==> flow/design.v <==
module Decoder (
input  wire [1:0] IN ,
output reg  [3:0] OUT
);
always @(*)
  begin
  OUT = 4'b0000 ;
    case (IN)
     2'b00 : OUT = 4'b0001 ;
     2'b01 : OUT = 4'b0010 ;          
     2'b10 : OUT = 4'b0100 ;     
     2'b11 : OUT = 4'b1000 ;     
   endcase
 end 
 endmodule
module ARITHMETIC_UNIT 
#( parameter IN_DATA_WIDTH = 16,
             OUT_DATA_WIDTH = 16
)
(
input  wire [IN_DATA_WIDTH-1:0]   A   ,
input  wire [IN_DATA_WIDTH-1:0]   B   ,
input  wire [1:0]                 ALU_FUNC ,
input  wire                       CLK ,
input  wire                       Arith_enable ,
output reg                        Carry_OUT,
output reg [OUT_DATA_WIDTH-1:0]   Arith_OUT,
output reg                        Arith_Flag
);
reg [OUT_DATA_WIDTH-1:0]  Arith_OUT_comb  ;
reg                       Arith_Flag_comb ;
wire                      Carry_OUT_comb  ;
always @ (posedge CLK)
 begin 
   Arith_OUT <= Arith_OUT_comb ;
   Carry_OUT <= Carry_OUT_comb ;
   Arith_Flag <= Arith_Flag_comb ;
	end
always @ (*)
 begin 
    Arith_OUT_comb = 1'b0 ;
    Arith_Flag_comb = 1'b0 ;
	if(Arith_enable)
      case (ALU_FUNC)
      2'b00 : begin
              Arith_OUT_comb = A + B ;
              Arith_Flag_comb = 1'b1 ;              
		      end
      2'b01 : begin
              Arith_OUT_comb = A - B ;
              Arith_Flag_comb = 1'b1 ;           
		      end
      2'b10 : begin
              Arith_OUT_comb = A * B ;
              Arith_Flag_comb = 1'b1 ;           
		      end
      2'b11 : begin
              Arith_OUT_comb = (B == 0) ? {IN_DATA_WIDTH{1'b1}} : A / B ;   
              Arith_Flag_comb = 1'b1 ;           
		      end
      endcase
	else
	 begin
      Arith_OUT_comb = 'b0 ;
      Arith_Flag_comb = 1'b0 ;
     end
 end
assign Carry_OUT_comb = Arith_OUT_comb [IN_DATA_WIDTH] ;
 endmodule
module LOGIC_UNIT 
#( parameter IN_DATA_WIDTH = 16 ,
             OUT_DATA_WIDTH = 16
)
(
input  wire [IN_DATA_WIDTH-1:0]  A   ,
input  wire [IN_DATA_WIDTH-1:0]  B   ,
input  wire [1:0]                ALU_FUNC ,
input  wire                      CLK ,
input  wire                      Logic_enable ,
output reg [OUT_DATA_WIDTH-1:0]  Logic_OUT,
output reg                       Logic_Flag
);
reg [OUT_DATA_WIDTH-1:0]  Logic_OUT_comb  ;
reg                       Logic_Flag_comb ;
always @ (posedge CLK)
 begin 
   Logic_OUT  <= Logic_OUT_comb ;
   Logic_Flag <= Logic_Flag_comb ;
	end
always @ (*)
 begin 
    Logic_OUT_comb = 1'b0 ;
    Logic_Flag_comb = 1'b0 ;
	if(Logic_enable)
      case (ALU_FUNC)
      2'b00 : begin
              Logic_OUT_comb = A & B ;
              Logic_Flag_comb = 1'b1 ;              
		      end
      2'b01 : begin
              Logic_OUT_comb = A | B ;
              Logic_Flag_comb = 1'b1 ;           
		      end
      2'b10 : begin
              Logic_OUT_comb = ~(A & B) ;
              Logic_Flag_comb = 1'b1 ;           
		      end
      2'b11 : begin
              Logic_OUT_comb = ~(A | B) ;
              Logic_Flag_comb = 1'b1 ;           
		      end
      endcase
	else
	 begin
      Logic_OUT_comb = 1'b0 ;
      Logic_Flag_comb = 1'b0 ;
     end
 end
 endmodule
module SHIFT_UNIT 
#( parameter IN_DATA_WIDTH = 16 ,
             OUT_DATA_WIDTH = 16
)
(
input  wire [IN_DATA_WIDTH-1:0]  A   ,
input  wire [IN_DATA_WIDTH-1:0]  B   ,
input  wire [1:0]                ALU_FUNC ,
input  wire                      CLK ,
input  wire                      Shift_enable ,
output reg  [OUT_DATA_WIDTH-1:0] Shift_OUT,
output reg                       Shift_Flag
);
reg [OUT_DATA_WIDTH-1:0]  Shift_OUT_comb  ;
reg                       Shift_Flag_comb ;
always @ (posedge CLK)
 begin 
   Shift_OUT  <= Shift_OUT_comb ;
   Shift_Flag <= Shift_Flag_comb ;
	end
always @ (*)
 begin 
    Shift_OUT_comb = 1'b0 ;
    Shift_Flag_comb = 1'b0 ;
	if(Shift_enable)
      case (ALU_FUNC)
      2'b00 : begin
              Shift_OUT_comb = A >> 1  ;
              Shift_Flag_comb = 1'b1 ;              
		      end
      2'b01 : begin
              Shift_OUT_comb = A << 1 ;
              Shift_Flag_comb = 1'b1 ;           
		      end
      2'b10 : begin
              Shift_OUT_comb = B >> 1 ;
              Shift_Flag_comb = 1'b1 ;           
		      end
      2'b11 : begin
              Shift_OUT_comb = B << 1 ;
              Shift_Flag_comb = 1'b1 ;           
		      end
      endcase
	else
	 begin
      Shift_OUT_comb = 1'b0 ;
      Shift_Flag_comb = 1'b0 ;
     end
 end
 endmodule
module CMP_UNIT 
#( parameter IN_DATA_WIDTH  = 16,
             OUT_DATA_WIDTH = 16
)
(
input  wire [IN_DATA_WIDTH-1:0]   A   ,
input  wire [IN_DATA_WIDTH-1:0]   B   ,
input  wire [1:0]                 ALU_FUNC ,
input  wire                       CLK ,
input  wire                       CMP_enable ,
output reg  [OUT_DATA_WIDTH-1:0]  CMP_OUT ,
output reg                        CMP_Flag
);
reg [OUT_DATA_WIDTH-1:0]  CMP_OUT_comb  ;
reg                       CMP_Flag_comb ;
always @ (posedge CLK)
 begin 
   CMP_OUT  <= CMP_OUT_comb ;
   CMP_Flag <= CMP_Flag_comb ;
	end
always @ (*)
 begin 
    CMP_OUT_comb = 1'b0 ;
    CMP_Flag_comb = 1'b0 ;
	if(CMP_enable)
      case (ALU_FUNC)
      2'b00 : begin
              CMP_OUT_comb = 'b0  ;
              CMP_Flag_comb = 1'b1 ;              
		      end
      2'b01 : begin
              CMP_Flag_comb = 1'b1 ;  
              if (A==B)
                CMP_OUT_comb = 'b1;
              else
                CMP_OUT_comb = 'b0;			  
		      end
      2'b10 : begin
              CMP_Flag_comb = 1'b1 ;  
              if (A>B)
                CMP_OUT_comb = 'b10;
              else
                CMP_OUT_comb = 'b0;			  
		      end
      2'b11 : begin
              CMP_Flag_comb = 1'b1 ; 
              if (A<B)
                CMP_OUT_comb = 'b11;
              else
                CMP_OUT_comb = 'b0;			  
		      end
      endcase
	else
	 begin
      CMP_OUT_comb = 'b0 ;
      CMP_Flag_comb = 1'b0 ;
     end
 end
 endmodule
module ALU_TOP 
#( parameter OP_DATA_WIDTH = 16 ,
             Arith_OUT_WIDTH = OP_DATA_WIDTH + OP_DATA_WIDTH ,            
             Logic_OUT_WIDTH = OP_DATA_WIDTH ,
             Shift_OUT_WIDTH = OP_DATA_WIDTH ,
             CMP_OUT_WIDTH = 3 
)
(
input  wire [OP_DATA_WIDTH-1:0]    A   ,
input  wire [OP_DATA_WIDTH-1:0]    B   ,
input  wire [3:0]                  ALU_FUNC ,
input  wire                        CLK ,
output wire [Arith_OUT_WIDTH-1:0]  Arith_OUT,
output wire                        Carry_OUT,
output wire                        Arith_Flag,
output wire [Logic_OUT_WIDTH-1:0]  Logic_OUT,
output wire                        Logic_Flag,
output wire [Shift_OUT_WIDTH-1:0]  Shift_OUT,
output wire                        Shift_Flag,
output wire [CMP_OUT_WIDTH-1:0]    CMP_OUT,
output wire                        CMP_Flag
);
wire                  CMP_enable ;
wire                  Shift_enable ;
wire                  Logic_enable ;
wire                  Arith_enable ;
Decoder U0 (
.IN(ALU_FUNC[3:2]),
.OUT({Shift_enable,CMP_enable,Logic_enable,Arith_enable})
);
ARITHMETIC_UNIT # ( .IN_DATA_WIDTH(OP_DATA_WIDTH), .OUT_DATA_WIDTH(Arith_OUT_WIDTH)) U0_ARITHMETIC_UNIT (
.A(A),
.B(B),
.ALU_FUNC(ALU_FUNC[1:0]),
.CLK(CLK),
.Arith_enable(Arith_enable),
.Arith_OUT(Arith_OUT),
.Carry_OUT(Carry_OUT),
.Arith_Flag(Arith_Flag)
);
LOGIC_UNIT # ( .IN_DATA_WIDTH(OP_DATA_WIDTH), .OUT_DATA_WIDTH(Logic_OUT_WIDTH)) U0_LOGIC_UNIT (
.A(A),
.B(B),
.ALU_FUNC(ALU_FUNC[1:0]),
.CLK(CLK),
.Logic_enable(Logic_enable),
.Logic_OUT(Logic_OUT),
.Logic_Flag(Logic_Flag)
);
SHIFT_UNIT # ( .IN_DATA_WIDTH(OP_DATA_WIDTH), .OUT_DATA_WIDTH(Shift_OUT_WIDTH)) U0_SHIFT_UNIT (
.A(A),
.B(B),
.ALU_FUNC(ALU_FUNC[1:0]),
.CLK(CLK),
.Shift_enable(Shift_enable),
.Shift_OUT(Shift_OUT),
.Shift_Flag(Shift_Flag)
);
CMP_UNIT # ( .IN_DATA_WIDTH(OP_DATA_WIDTH), .OUT_DATA_WIDTH(CMP_OUT_WIDTH)) U0_CMP_UNIT (
.A(A),
.B(B),
.ALU_FUNC(ALU_FUNC[1:0]),
.CLK(CLK),
.CMP_enable(CMP_enable),
.CMP_OUT(CMP_OUT),
.CMP_Flag(CMP_Flag)
);
endmodule
From RTL to reports: ALU_TOP --
Tool output for the design above before and after an edit, in the order of the flow. Lines under "unedited" count in the file above, lines under "edited" in the edited file. "change": "edited" minus "unedited" as printed here. "relative change": 100 x difference / "unedited". Cell names lack the library's common part. Not given: n/a
Design: top ALU_TOP, clock port CLK, library sky130hd, timing corner tt_025C_1v80

Diff --
The edit as a unified diff against the file above. This change comes from a script, not from a designer. The edited design behaves differently; no optimisation was intended.
begin of diff
@@ -52,5 +52,5 @@
 		      end
       2'b10 : begin
-              Arith_OUT_comb = A * B ;
+              Arith_OUT_comb = A & B ;
               Arith_Flag_comb = 1'b1 ;           
 		      end
end of diff

After elaboration --
Source: Yosys, flattened and elaborated, memories not mapped. Widths are those after wreduce. Registers that Yosys merges into a memory's read port (data or address) are not register bits. Print and check cells do not count.
Bit counts:
- word-level cells | unedited 42, edited 42, change 0, relative change 0.00%
- bits in registers | unedited 72, edited 72, change 0, relative change 0.00%
Cells by class:
- div/mod/pow operators | unedited 1, edited 1, change 0, relative change 0.00%
- muxes and demuxes | unedited 11, edited 11, change 0, relative change 0.00%
- multipliers | unedited 1, edited 0, change -1, relative change -100.00%
- reductions and logical operators | unedited 4, edited 4, change 0, relative change 0.00%
- equality and inequality tests | unedited 7, edited 7, change 0, relative change 0.00%
- $add $sub $neg | unedited 2, edited 2, change 0, relative change 0.00%
- bitwise gates (word level) | unedited 4, edited 5, change +1, relative change +25.00%
- $lt $le $gt $ge | unedited 2, edited 2, change 0, relative change 0.00%
Operator list:
- 16-bit AND | unedited 1, edited 2, change +1, relative change +100.00%
- 16-bit by 16-bit multiplier with 32-bit output | unedited 1, edited 0, change -1, relative change -100.00%
Unchanged operator kinds not shown: 21.

Logic depth --
Depth = most cells in a row (Yosys ltp): at word level without a register or memory, in the mapped netlist without a sequential cell, where the memories' decode and read muxes count.
Depth:
- depth after elaboration | unedited 4, edited 4, change 0, relative change 0.00%
- ABC_AREA | unedited 0, edited 0
- gate-level depth with buffers | unedited 471, edited 476, change +5, relative change +1.06%
- mapped depth without buffers | unedited 434, edited 436, change +2, relative change +0.46%

Netlist --
Yosys stat after the flow's synthesis: flattened, memories mapped to cells. It holds for the ABC_AREA given above (unset counts as 0); a run with the other value may have another netlist.
Synthesis totals:
- mapped flip-flops | unedited 70, edited 70, change 0, relative change 0.00%
- area of sequential cells (mm²) | unedited 0.0014013, edited 0.0014013, change 0.0000000, relative change 0.00%
- standard cells after synthesis | unedited 4529, edited 3603, change -926, relative change -20.45%
- chip area (Yosys) (mm²) | unedited 0.0339138, edited 0.0263152, change -0.0075986, relative change -22.41%
Cells by type:
- inv_1 | unedited 343, edited 126, change -217, relative change -63.27%
- fa_1 | unedited 196, edited 2, change -194, relative change -98.98%
- nor2_1 | unedited 525, edited 346, change -179, relative change -34.10%
- nand2_1 | unedited 422, edited 292, change -130, relative change -30.81%
- ha_1 | unedited 546, edited 440, change -106, relative change -19.41%
- o21ai_0 | unedited 166, edited 132, change -34, relative change -20.48%
- buf_1 | unedited 34, edited 11, change -23, relative change -67.65%
- nand3_1 | unedited 64, edited 49, change -15, relative change -23.44%
- o22ai_1 | unedited 10, edited 24, change +14, relative change +140.00%
- nor3_1 | unedited 235, edited 222, change -13, relative change -5.53%
- clkinv_1 | unedited 13, edited 0, change -13, relative change -100.00%
- o21a_1 | unedited 193, edited 205, change +12, relative change +6.22%
- a21o_1 | unedited 101, edited 89, change -12, relative change -11.88%
- xor2_1 | unedited 72, edited 60, change -12, relative change -16.67%
- clkbuf_1 | unedited 97, edited 86, change -11, relative change -11.34%
- nor2b_1 | unedited 55, edited 44, change -11, relative change -20.00%
- or2_2 | unedited 50, edited 61, change +11, relative change +22.00%
- xnor2_1 | unedited 157, edited 147, change -10, relative change -6.37%
Unchanged cell types not shown: 28. Not every row of either side is listed. By module: a second synthesis without flattening, with its own total; a netlist apart from the flattened one above.
Second synthesis, totals:
- cells (unflattened synthesis) | unedited 4623, edited 3593, change -1030, relative change -22.28%
- area total of the unflattened synthesis (mm²) | unedited 0.0348509, edited 0.0261201, change -0.0087308, relative change -25.05%
Rows give one instance, submodules left out.
By module, unedited:
- ARITHMETIC_UNIT | cells 4434, area 0.0328966 mm², instances 1
- LOGIC_UNIT | cells 56, area 0.0007219 mm², instances 1
- SHIFT_UNIT | cells 55, area 0.0006469 mm², instances 1
- CMP_UNIT | cells 74, area 0.0005593 mm², instances 1
- Decoder | cells 4, area 0.0000263 mm², instances 1
- ALU_TOP | cells 0, area 0 mm², instances 1
By module, edited:
- ARITHMETIC_UNIT | cells 3404, area 0.0241657 mm², instances 1
- LOGIC_UNIT | cells 56, area 0.0007219 mm², instances 1
- SHIFT_UNIT | cells 55, area 0.0006469 mm², instances 1
- CMP_UNIT | cells 74, area 0.0005593 mm², instances 1
- Decoder | cells 4, area 0.0000263 mm², instances 1
- ALU_TOP | cells 0, area 0 mm², instances 1

Timing after synthesis --
OpenSTA on the mapped netlist: ideal clock, no wires. The path of least setup slack (recovery checks aside). Input and output delay are each 20% of the period. Register names are those of the netlist, which keeps one name where synthesis merged equal registers.
Path after synthesis:
- kind | unedited input to register, edited input to register
- start | unedited input B[1], edited input B[1]
- end | unedited register U0_ARITHMETIC_UNIT.Arith_OUT[0], edited register U0_ARITHMETIC_UNIT.Arith_OUT[0]
- external input delay (ns) | unedited 21.000, edited 21.000, change 0.000, relative change 0.00%
- stages on the path | unedited 439, edited 444, change +5, relative change +1.14%
- path delay (ns) | unedited 90.322, edited 88.777, change -1.545, relative change -1.71%
- launch time at the first pin (ns) | unedited 21.000, edited 21.000, change 0.000, relative change 0.00%
- path slack (ns) | unedited -6.321, edited -4.777, change +1.544
- period (ns) | unedited 105.0, edited 105.0, change 0.0, relative change 0.00%
- required time (ns) | unedited 104.868, edited 104.883, change +0.015, relative change +0.01%
- arrival time (ns) | unedited 111.190, edited 109.660, change -1.530, relative change -1.38%
- library setup time (ns) | unedited 0.132, edited 0.117, change -0.015
- synthesis period reached (ns) | unedited 111.321, edited 109.777, change -1.544, relative change -1.39%
"path delay" is the arrival time less input delay plus setup time. "stages on the path" counts driving pins, that of a launching flip-flop among them; a cell with two outputs on the path counts twice. "synthesis period reached" is the clock period less the worst setup slack; recovery checks do not enter. This is arithmetic on one report: input and output delays are still those of the set period (20% each). The rows between start and end are the longest chain of elaborated cells between them; the timing report does not say that the signal goes this way. Where chains are equally long, one stands for them. A line is the first line of the expression or statement that the cell stems from. Yosys adds cells for indexed reads and writes and turns some case tables into memories.
On the way, after synthesis, unedited: path through clkbuf_1 > clkinv_1 > ha_1 > o211ai_1 > nand2_1 > a311oi_1 > a21boi_2 > ha_1 > a21boi_0 > o21ai_2 > mux2_2 > ha_1 > nor3_1 > a211oi_1 > o21ai_2 > a21o_1 > ha_1 > a21o_1 > [... 403 more ...] > o21ai_0 > nand2b_1 > a21oi_1 > nor2b_1 > o21ai_0 > nand2b_1 > a21oi_1 > nor2b_1 > o21ai_0 > nand2b_1 > a21oi_1 > o21ai_0 > nand2_1 > o2111ai_1 > nor3_1 > nand4b_1 > nor3_1 > a221oi_2, cells in the longest elaborated chain 3, elaborated cells between the ends (all ways) 4, RTL lines with such cells 2
RTL lines, path after synthesis, unedited:
- start, declared | line 238 | input  wire [OP_DATA_WIDTH-1:0]    B   ,
- 16-bit by 16-bit divider with 32-bit output | line 58 | Arith_OUT_comb = (B == 0) ? {IN_DATA_WIDTH{1'b1}} : A / B ;
- 32-bit 2-to-1 mux | line 58
- 32-bit parallel mux with 4-bit select | line 44 | case (ALU_FUNC)
- end, assigned | line 35 | Arith_OUT <= Arith_OUT_comb ;
- end, declared | line 27 | output reg [OUT_DATA_WIDTH-1:0]   Arith_OUT,
On the way, after synthesis, edited: path through inv_1 > ha_1 > o21a_1 > nor2_1 > nor4_1 > ha_1 > o21a_1 > a221oi_1 > ha_1 > o21a_1 > o22ai_1 > or2_1 > buf_2 > mux2_2 > ha_1 > or2_2 > o21a_1 > a211oi_1 > [... 408 more ...] > nor2b_1 > o21ai_0 > nand2b_1 > a21oi_1 > nor2b_1 > o21ai_0 > nand2b_1 > a21oi_1 > nor2b_1 > o21ai_0 > nand2b_1 > a211oi_1 > o2111ai_1 > nor2_1 > o2111ai_1 > nor4_1 > nand4_1 > a32o_1, cells in the longest elaborated chain 3, elaborated cells between the ends (all ways) 4, RTL lines with such cells 2
RTL lines, path after synthesis, edited:
- start, declared | line 238 | input  wire [OP_DATA_WIDTH-1:0]    B   ,
- 16-bit by 16-bit divider with 32-bit output | line 58 | Arith_OUT_comb = (B == 0) ? {IN_DATA_WIDTH{1'b1}} : A / B ;
- 32-bit 2-to-1 mux | line 58
- 32-bit parallel mux with 4-bit select | line 44 | case (ALU_FUNC)
- end, assigned | line 35 | Arith_OUT <= Arith_OUT_comb ;
- end, declared | line 27 | output reg [OUT_DATA_WIDTH-1:0]   Arith_OUT,

Worst path after layout --
From the final timing report of each run of set A: the path of least setup slack in the routed layout; clock arrival at registers is part of the times.
Path post-layout:
- kind | unedited input to register, edited input to register
- start | unedited input B[9], edited input B[6]
- end | unedited register U0_ARITHMETIC_UNIT.Arith_OUT[0], edited register U0_ARITHMETIC_UNIT.Arith_OUT[0]
- external input delay (ns) | unedited 20.40, edited 20.40, change 0.00, relative change 0.00%
- stages on the path | unedited 416, edited 417, change +1, relative change +0.24%
- path slack (ns) | unedited 3.71, edited 2.15, change -1.56
- arrival time (ns) | unedited 98.56, edited 100.10, change +1.54, relative change +1.56%
- launch time at the first pin (ns) | unedited 20.40, edited 20.40, change 0.00, relative change 0.00%
- library setup time (ns) | unedited 0.13, edited 0.11, change -0.02
- period (ns) | unedited 102.0, edited 102.0, change 0.0, relative change 0.00%
- required time (ns) | unedited 102.26, edited 102.25, change -0.01, relative change -0.01%
The rows between start and end are the longest chain of elaborated cells between them; the timing report does not say that the signal goes this way. Where chains are equally long, one stands for them.
On the way, post-layout, unedited: path through dlymetal6s2s_1 > or4_4 > or4_4 > a311oi_1 > a21boi_2 > ha_1 > a21boi_2 > o21ai_2 > mux2_4 > ha_4 > nor2_1 > a21oi_1 > xnor2_1 > nor4_2 > a21o_1 > ha_1 > a21o_1 > a21oi_4 > [... 380 more ...] > o21ai_1 > nand2b_1 > a21oi_1 > nor2b_1 > o21ai_1 > nand2b_1 > a21oi_2 > nor2b_1 > o21ai_1 > nand2b_1 > a21oi_2 > o21ai_1 > nand2_1 > o2111ai_2 > nor3_2 > nand4b_1 > nor3_2 > a221oi_2, cells in the longest elaborated chain 3, elaborated cells between the ends (all ways) 4, RTL lines with such cells 2
RTL lines, path post-layout, unedited:
- start, declared | line 238 | input  wire [OP_DATA_WIDTH-1:0]    B   ,
- 16-bit by 16-bit divider with 32-bit output | line 58 | Arith_OUT_comb = (B == 0) ? {IN_DATA_WIDTH{1'b1}} : A / B ;
- 32-bit 2-to-1 mux | line 58
- 32-bit parallel mux with 4-bit select | line 44 | case (ALU_FUNC)
- end, assigned | line 35 | Arith_OUT <= Arith_OUT_comb ;
- end, declared | line 27 | output reg [OUT_DATA_WIDTH-1:0]   Arith_OUT,
On the way, post-layout, edited: path through clkdlybuf4s50_1 > nor4_2 > buf_4 > nand4_1 > nor4_2 > ha_2 > o211ai_1 > nand2_1 > o21ai_1 > a22oi_2 > ha_4 > or3_4 > o22ai_4 > or2_4 > mux2_2 > ha_2 > or2_4 > o21a_4 > [... 381 more ...] > nor2b_1 > o21ai_1 > nand2b_1 > a21oi_2 > nor2b_1 > o21ai_1 > nand2b_1 > a21oi_2 > nor2b_1 > o21ai_1 > nand2b_1 > a211oi_2 > o2111ai_1 > nor2_1 > o2111ai_1 > nor4_1 > nand4_1 > a32o_1, cells in the longest elaborated chain 3, elaborated cells between the ends (all ways) 4, RTL lines with such cells 2
RTL lines, path post-layout, edited:
- start, declared | line 238 | input  wire [OP_DATA_WIDTH-1:0]    B   ,
- 16-bit by 16-bit divider with 32-bit output | line 58 | Arith_OUT_comb = (B == 0) ? {IN_DATA_WIDTH{1'b1}} : A / B ;
- 32-bit 2-to-1 mux | line 58
- 32-bit parallel mux with 4-bit select | line 44 | case (ALU_FUNC)
- end, assigned | line 35 | Arith_OUT <= Arith_OUT_comb ;
- end, declared | line 27 | output reg [OUT_DATA_WIDTH-1:0]   Arith_OUT,

Layout results --
Runs of the flow (Yosys, OpenROAD) on both versions; the two runs of a pair have the same settings. The constraints put input and output delay at 20% of the set period each and load the outputs with 0.01 pF.
Flow settings, set A: CORE_UTILIZATION 40, period_ns 102.0, CAP_MARGIN 20, CORE_MARGIN 2, SLEW_MARGIN 20
Measured results, set A:
- full die area (mm²) | unedited 0.0871283, edited 0.067855, change -0.0192733, relative change -22.12%
- standard-cell area after layout (mm²) | unedited 0.0414035, edited 0.0340827, change -0.0073208, relative change -17.68%
- setup slack of the worst path (ns) | unedited 3.707, edited 2.150, change -1.557
- chip area after synthesis (Yosys) (mm²) | unedited 0.0339138, edited 0.0263152, change -0.0075986, relative change -22.41%
Flow settings, set B: ABC_AREA 1, CELL_PAD_IN_SITES_GLOBAL_PLACEMENT 0, CORE_ASPECT_RATIO 0.67, CORE_MARGIN 8, CORE_UTILIZATION 43, CTS_CLUSTER_SIZE 70, GPL_ROUTABILITY_DRIVEN 0, GPL_TIMING_DRIVEN 0, PLACE_DENSITY 0.82, period_ns 156.0, CAP_MARGIN 20, SLEW_MARGIN 20
Measured results, set B:
- full die area (mm²) | unedited 0.0930834, edited 0.0730188, change -0.0200646, relative change -21.56%
- standard-cell area after layout (mm²) | unedited 0.0388072, edited 0.0305055, change -0.0083017, relative change -21.39%
- setup slack of the worst path (ns) | unedited 18.560, edited 25.929, change +7.369
- chip area after synthesis (Yosys) (mm²) | unedited 0.0358619, edited 0.0277241, change -0.0081378, relative change -22.69%
